==> flow/design.v <==
`timescale 1ns / 1ps
module rotr
    #(parameter BW = 64)
    (
        input [BW - 1:0] val,     
        input [5:0] n_1,          
        input [5:0] n_2,          
        output [BW - 1:0] out
    );
    assign out = ((val >> n_1) | (val << (BW - n_1))) ^ ((val >> n_2) | (val << (BW - n_2)));
endmodule
`timescale 1ns / 1ps
module round_counter (
    input clk,               
    input load,              
    input inc,               
    output reg [3:0] dout,   
    output reg done          
);
    always @(posedge clk) begin
        if (load) begin
            dout <= 0;        
            done <= 0;
        end
        else if (inc && !done) begin
            dout <= dout + 1;        
            if (dout == 4'd11)       
                done <= 1;
        end
    end
endmodule
`timescale 1ns / 1ps
module ascon_p_serial_multiround     
     #(parameter BW = 64) (
         input clk,
         input rstn,
         input en,                        
         input en_inc,                    
         input [2:0] slice_idx,           
         input [BW-1:0] slice_in,         
         output reg [BW-1:0] slice_out,   
         output done                      
     );
    reg [BW-1:0] state [0:4];
    wire [3:0] round;
    wire [BW*5 - 1:0] next_state_w;
    always @(posedge clk or negedge rstn) begin
        if (!rstn) begin
            state[0] <= 0; state[1] <= 0; state[2] <= 0;
            state[3] <= 0; state[4] <= 0;
        end else if (en) begin
            state[slice_idx] <= slice_in;
        end 
        else if (en_inc && !done) begin
            {state[0], state[1], state[2], state[3], state[4]} <= next_state_w;
        end
    end
    wire [BW-1:0] s_rc0, s_rc1, s_rc2, s_rc3, s_rc4;
    wire [BW-1:0] s_p1_0, s_p1_1, s_p1_2, s_p1_3, s_p1_4;
    wire [BW-1:0] t0, t1, t2, t3, t4;
    wire [BW-1:0] s_p2_0, s_p2_1, s_p2_2, s_p2_3, s_p2_4;
    wire [BW-1:0] s_sub_0, s_sub_1, s_sub_2, s_sub_3, s_sub_4;
    wire [BW-1:0] s_q0, s_q1, s_q2, s_q3, s_q4;
    wire [BW-1:0] s_ld_0, s_ld_1, s_ld_2, s_ld_3, s_ld_4;
    assign s_rc0 = state[0];
    assign s_rc1 = state[1];
    assign s_rc2 = state[2] ^ {{56'd0}, (8'd240 - 8'd15 * round)};  
    assign s_rc3 = state[3];
    assign s_rc4 = state[4];
    assign s_p1_0 = s_rc0 ^ s_rc4;
    assign s_p1_4 = s_rc4 ^ s_rc3;
    assign s_p1_2 = s_rc2 ^ s_rc1;
    assign s_p1_1 = s_rc1;
    assign s_p1_3 = s_rc3;
    assign t0 = (~s_p1_0) & s_p1_1;
    assign t1 = (~s_p1_1) & s_p1_2;
    assign t2 = (~s_p1_2) & s_p1_3;
    assign t3 = (~s_p1_3) & s_p1_4;
    assign t4 = (~s_p1_4) & s_p1_0;
    assign s_p2_0 = s_p1_0 ^ t1;
    assign s_p2_1 = s_p1_1 ^ t2;
    assign s_p2_2 = s_p1_2 ^ t3;
    assign s_p2_3 = s_p1_3 ^ t4;
    assign s_p2_4 = s_p1_4 ^ t0;
    assign s_sub_1 = s_p2_1 ^ s_p2_0;
    assign s_sub_0 = s_p2_0 ^ s_p2_4;
    assign s_sub_3 = s_p2_3 ^ s_p2_2;
    assign s_sub_2 = s_p2_2 ^ {BW{1'b1}};
    assign s_sub_4 = s_p2_4;
    assign s_ld_0 = s_sub_0 ^ s_q0;
    assign s_ld_1 = s_sub_1 ^ s_q1;
    assign s_ld_2 = s_sub_2 ^ s_q2;
    assign s_ld_3 = s_sub_3 ^ s_q3;
    assign s_ld_4 = s_sub_4 ^ s_q4;
    assign next_state_w = {s_ld_0, s_ld_1, s_ld_2, s_ld_3, s_ld_4};
    reg [BW-1:0] tmp_out;
    always @(*) begin
        case (slice_idx)
            3'd0: tmp_out = state[0];
            3'd1: tmp_out = state[1];
            3'd2: tmp_out = state[2];
            3'd3: tmp_out = state[3];
            3'd4: tmp_out = state[4];
            default: tmp_out = 0;
        endcase
    end
    always @(posedge clk or negedge rstn) begin
        if (!rstn)
            slice_out <= 'd0;
        else 
            slice_out <= tmp_out;
    end
    round_counter round_ctr (
        .clk(clk),
        .load(!rstn || en),    
        .inc(en_inc),
        .dout(round),
        .done(done)
    );
    rotr ROT0(.val(s_sub_0), .n_1(19), .n_2(28), .out(s_q0));
    rotr ROT1(.val(s_sub_1), .n_1(61), .n_2(39), .out(s_q1));
    rotr ROT2(.val(s_sub_2), .n_1(1),  .n_2(6),  .out(s_q2));
    rotr ROT3(.val(s_sub_3), .n_1(10), .n_2(17), .out(s_q3));
    rotr ROT4(.val(s_sub_4), .n_1(7),  .n_2(41), .out(s_q4));
endmodule
-- Step by step through the tools: ascon_p_serial_multiround
Tool output for the design above, in the order of the flow.
Line numbers count from 1 in the design file above.
Operators carry their Yosys type and port widths (W data, S select, Z words).
Cell names lack the library's common part.
Not given: --
- top module: ascon_p_serial_multiround
- clock: clk
- standard-cell library: sky130hd
- corner: tt_025C_1v80

-- Word level
Source: Yosys, flattened and elaborated. Widths are those after wreduce. Registers that Yosys merges into a memory's read port (data or address) are not register bits. Print and check cells do not count. Equal cells are merged and count once.
- noted flip-flop bits (word level): 389
- noted bits of input ports: 71
- $add $sub $neg: 2
- noted $mul: 1
- equality and inequality tests: 10
- noted multiplexer cells: 16
- bitwise gates (word level) at 43
- noted reductions and logical operators: 12
- operators with widths (kind ; number):
    $xor A64 B64 Y64 ; 21
    $mux W64 ; 15
    $not A64 Y64 ; 6
    $and A64 B64 Y64 ; 5
    $pmux W64 S5 ; 1
    $or A23 B64 Y64 ; 1
    $or A25 B64 Y64 ; 1
    $or A3 B64 Y64 ; 1
    $or A36 B64 Y64 ; 1
    $or A45 B64 Y64 ; 1
    $or A47 B64 Y64 ; 1
    $or A54 B64 Y64 ; 1
    $or A57 B64 Y64 ; 1
    $or A58 B64 Y64 ; 1
    $or A63 B64 Y64 ; 1
    $xor A64 B8 Y64 ; 1
    $mul A4 B4 Y8 const A ; 1
    $reduce_and A2 Y1 ; 6
    $ne A2 B1 Y1 const B ; 5
    $sub A8 B8 Y8 const A ; 1
    $eq A3 B2 Y1 const B ; 2
    $add A4 B1 Y4 const B ; 1
    $eq A4 B4 Y1 const B ; 1
    $eq A3 B1 Y1 const B ; 1
    $eq A3 B3 Y1 const B ; 1
    $logic_not A3 Y1 ; 1
    $logic_not A1 Y1 ; 2
    $reduce_bool A2 Y1 ; 1
Other operator kinds: 2; their cells: 2.

-- Logic depth
Depth = most cells in a row (Yosys ltp): at word level without a register or memory, in the mapped netlist without a sequential cell, where the memories' decode and read muxes count.
- depth after elaboration: 13
- ABC_AREA: 0
- noted gate-level depth with buffers: 18
- depth with buffers taken out: 18

-- Synthesis result
The flow's flattened synthesis, as Yosys stat reports it; memories are mapped. The netlist is that of the ABC_AREA named above (0 if unset); the other value can give another one.
Totals and module areas in this step are rounded.
- noted mapped cells: 3699
- cell area after synthesis: 32630 µm²
- noted area of sequential cells: 9709 µm²
- noted mapped flip-flops: 389
- buffer cells at 173
- cell types (cell type ; number):
    dfrtp_1 ; 384
    xnor2_1 ; 856
    xor2_1 ; 301
    ha_1 ; 144
    o21ai_0 ; 293
    nand2_1 ; 378
    o211ai_1 ; 164
    mux2i_1 ; 103
    o21a_1 ; 128
    a21oi_1 ; 134
    nor2_1 ; 176
    inv_1 ; 157
    nand2b_1 ; 84
    a22oi_1 ; 63
    clkbuf_1 ; 121
    o22ai_1 ; 64
    a31oi_1 ; 24
    buf_2 ; 27
Other cell types: 27; their cells: 98.
By module: a second synthesis without flattening, with its own total; a netlist apart from the flattened one above.
- noted cells (unflattened synthesis): 14934
- area total of the unflattened synthesis: 127800 µm²
Rows give one instance, submodules left out.
- modules (module ; instances ; cells ; area (µm²) ; sequential area (µm²)):
    rotr ; 5 ; 2371 ; 19810 ; 0.0
    ascon_p_serial_multiround ; 1 ; 3058 ; 28580 ; 9609
    round_counter ; 1 ; 21 ; 216.5 ; 100.1

-- Path before layout
Path of least setup slack by OpenSTA after synthesis, without wires, with an ideal clock, recovery checks aside; 20% of the period is set as input and as output delay. Where synthesis merged equal registers, the netlist keeps one of their names.
- kind: flip-flop to flip-flop
- start point: reg round_ctr.dout[2]
- end point: reg state[3][53]
- noted clock period: 4200 ps
- library setup time at 133 ps
- launch time at the first pin: 0 ps
- arrival: 4034 ps
- noted required time: 4067 ps
- noted slack: 33 ps
- noted delay of the path: 4167 ps
- stages: 18
- noted period reached after synthesis: 4167 ps
"delay of the path" = arrival - input delay + setup time.
"stages" counts driving pins, that of a launching flip-flop among them; a cell with two outputs on the path counts twice.
"period reached after synthesis" = period - worst setup slack (recovery checks aside). The figure is calculated, with input and output delays left at 20% of the set period.
The rows between start and end are the longest chain of elaborated cells between them; the timing report does not say that the signal goes this way. Where chains are equally long, one stands for them.
A line is the first line of the expression or statement that the cell stems from. Yosys adds cells for indexed reads and writes and turns some case tables into memories.
- path through: dfxtp_1 > inv_1 > fa_1 > fa_1 > inv_1 > ha_1 > inv_1 > ha_1 > a21o_1 > a21oi_1 > xnor2_1 > ha_1 > xnor2_1 > xnor2_1 > xor2_1 > xnor2_1 > o21ai_0 > o21ai_0
- noted length of the longest elaborated chain: 11
- noted elaborated cells on any way between the ends: 11
- those cells by class: add/sub: 1; mul: 1; mux: 2; logic: 7
- RTL lines, path post-synthesis (what ; line ; text):
    from (decl) ; 17 ; output reg [3:0] dout,
    from (assign) ; 22 ; dout <= 0;
    from (assign) ; 26 ; dout <= dout + 1;
    $mul A4 B4 Y8 ; 67 ; assign s_rc2 = state[2] ^ {{56'd0}, (8'd240 - 8'd15 * round)};
    $sub A8 B8 Y8 ; 67 ;
    $xor A64 B8 Y64 ; 67 ;
    $xor A64 B64 Y64 ; 72 ; assign s_p1_2 = s_rc2 ^ s_rc1;
    $xor A64 B64 Y64 ; 82 ; assign s_p2_2 = s_p1_2 ^ t3;
    $xor A64 B64 Y64 ; 87 ; assign s_sub_3 = s_p2_3 ^ s_p2_2;
    $or A47 B64 Y64 ; 10 ; assign out = ((val >> n_1) | (val << (BW - n_1))) ^ ((val >> n_2) | (val << (BW - n_2)));
    $xor A64 B64 Y64 ; 10 ;
    $xor A64 B64 Y64 ; 93 ; assign s_ld_3 = s_sub_3 ^ s_q3;
    $mux W64 ; 54 ; else if (en_inc && !done) begin
    $mux W64 ; 51 ; end else if (en) begin
    to (assign) ; 50 ; state[3] <= 0; state[4] <= 0;
    to (assign) ; 52 ; state[slice_idx] <= slice_in;
    to (decl) ; 44 ; reg [BW-1:0] state [0:4];

-- Path in the finished layout
From the final timing report of job 1: the path of least setup slack in the routed layout; clock arrival at registers is part of the times.
The path's times are printed in steps of 10 ps; the period is the one set.
- kind: flip-flop to flip-flop
- start point: reg round_ctr.dout[2]
- end point: reg state[3][60]
- noted clock period: 4490 ps
- library setup time at 150 ps
- launch time at the first pin: 680 ps
- arrival: 4810 ps
- noted required time: 5020 ps
- noted slack: 210 ps
- stages: 19
The rows between start and end are the longest chain of elaborated cells between them; the timing report does not say that the signal goes this way. Where chains are equally long, one stands for them.
- path through: dfxtp_4 > fa_1 > inv_2 > ha_4 > inv_4 > ha_4 > fa_2 > a21o_1 > a21oi_2 > xnor2_2 > buf_6 > ha_4 > xnor2_4 > xnor2_4 > buf_12 > xor2_2 > xnor2_2 > o21ai_1 > o21ai_1
- noted length of the longest elaborated chain: 11
- noted elaborated cells on any way between the ends: 11
- those cells by class: add/sub: 1; mul: 1; mux: 2; logic: 7
- RTL lines, path post-layout (what ; line ; text):
    from (decl) ; 17 ; output reg [3:0] dout,
    from (assign) ; 22 ; dout <= 0;
    from (assign) ; 26 ; dout <= dout + 1;
    $mul A4 B4 Y8 ; 67 ; assign s_rc2 = state[2] ^ {{56'd0}, (8'd240 - 8'd15 * round)};
    $sub A8 B8 Y8 ; 67 ;
    $xor A64 B8 Y64 ; 67 ;
    $xor A64 B64 Y64 ; 72 ; assign s_p1_2 = s_rc2 ^ s_rc1;
    $xor A64 B64 Y64 ; 82 ; assign s_p2_2 = s_p1_2 ^ t3;
    $xor A64 B64 Y64 ; 87 ; assign s_sub_3 = s_p2_3 ^ s_p2_2;
    $or A54 B64 Y64 ; 10 ; assign out = ((val >> n_1) | (val << (BW - n_1))) ^ ((val >> n_2) | (val << (BW - n_2)));
    $xor A64 B64 Y64 ; 10 ;
    $xor A64 B64 Y64 ; 93 ; assign s_ld_3 = s_sub_3 ^ s_q3;
    $mux W64 ; 54 ; else if (en_inc && !done) begin
    $mux W64 ; 51 ; end else if (en) begin
    to (assign) ; 50 ; state[3] <= 0; state[4] <= 0;
    to (assign) ; 52 ; state[slice_idx] <= slice_in;
    to (decl) ; 44 ; reg [BW-1:0] state [0:4];

Module ascon_p_serial_multiround, platform sky130hd: 3 stored runs of the flow (Yosys, OpenROAD) with differing settings, in no particular order. Input and output delays are each 20% of the period that was set; the output load is 0.01 pF.
By "achieved clock period" is meant the clock period of the run minus its worst setup slack. This is arithmetic on one report: input and output delays are still those of the set period (20% each).
"allowed time less slack (worst setup path)" = time allowed to the worst setup path (clock period - input delay - output delay, where it has them) - its slack; a late launch clock adds to it, a late capture clock takes from it.
"allowed time less slack (worst setup path)" is known to 10 ps.
Values from the reports are rounded here.

Job 1
Settings were ABC_AREA = 0; CAP_MARGIN = 10; CELL_PAD_IN_SITES_DETAIL_PLACEMENT = 2; CELL_PAD_IN_SITES_GLOBAL_PLACEMENT = 1; CORE_MARGIN = 10; CORE_UTILIZATION = 29; CTS_CLUSTER_SIZE = 22; GPL_TIMING_DRIVEN = 0; MAX_ROUTING_LAYER = met4; PLACE_DENSITY = 0.74; SETUP_SLACK_MARGIN = 0.9; period_ns = 4.49; SLEW_MARGIN = 20
- worst setup slack after layout: 212 ps
- setup TNS: 0 ps
- netlist area reported by Yosys at 32630 µm²
- noted the achieved clock period: 4278 ps
- noted the allowed time less slack (worst setup path): 4280 ps
- critical path type: flip-flop to flip-flop
- noted the utilization after routing: 36.8%
- standard-cell area after routing: 40860 µm²
- area inside the die boundary at 126300 µm²

Job 2
Settings were ABC_AREA = 0; CELL_PAD_IN_SITES_DETAIL_PLACEMENT = 2; CORE_MARGIN = 7; CORE_UTILIZATION = 68; CTS_CLUSTER_DIAMETER = 205; CTS_CLUSTER_SIZE = 61; GPL_ROUTABILITY_DRIVEN = 0; HOLD_SLACK_MARGIN = 0.18; MAX_ROUTING_LAYER = met4; MIN_ROUTING_LAYER = met2; PLACE_DENSITY_LB_ADDON = 0.23; SETUP_SLACK_MARGIN = 1.06; SLEW_MARGIN = 15; period_ns = 4.2; CAP_MARGIN = 20
- unfinished; error DPL-0033 in placement

Job 3
Settings were ABC_AREA = 0; CELL_PAD_IN_SITES_DETAIL_PLACEMENT = 2; CORE_MARGIN = 7; CORE_UTILIZATION = 68; CTS_CLUSTER_DIAMETER = 205; CTS_CLUSTER_SIZE = 61; GPL_ROUTABILITY_DRIVEN = 0; MAX_ROUTING_LAYER = met4; MIN_ROUTING_LAYER = met1; PLACE_DENSITY_LB_ADDON = 0.11; SETUP_SLACK_MARGIN = 1.06; SLEW_MARGIN = 15; period_ns = 4.2; CAP_MARGIN = 20
- unfinished; error DPL-0033 in placement
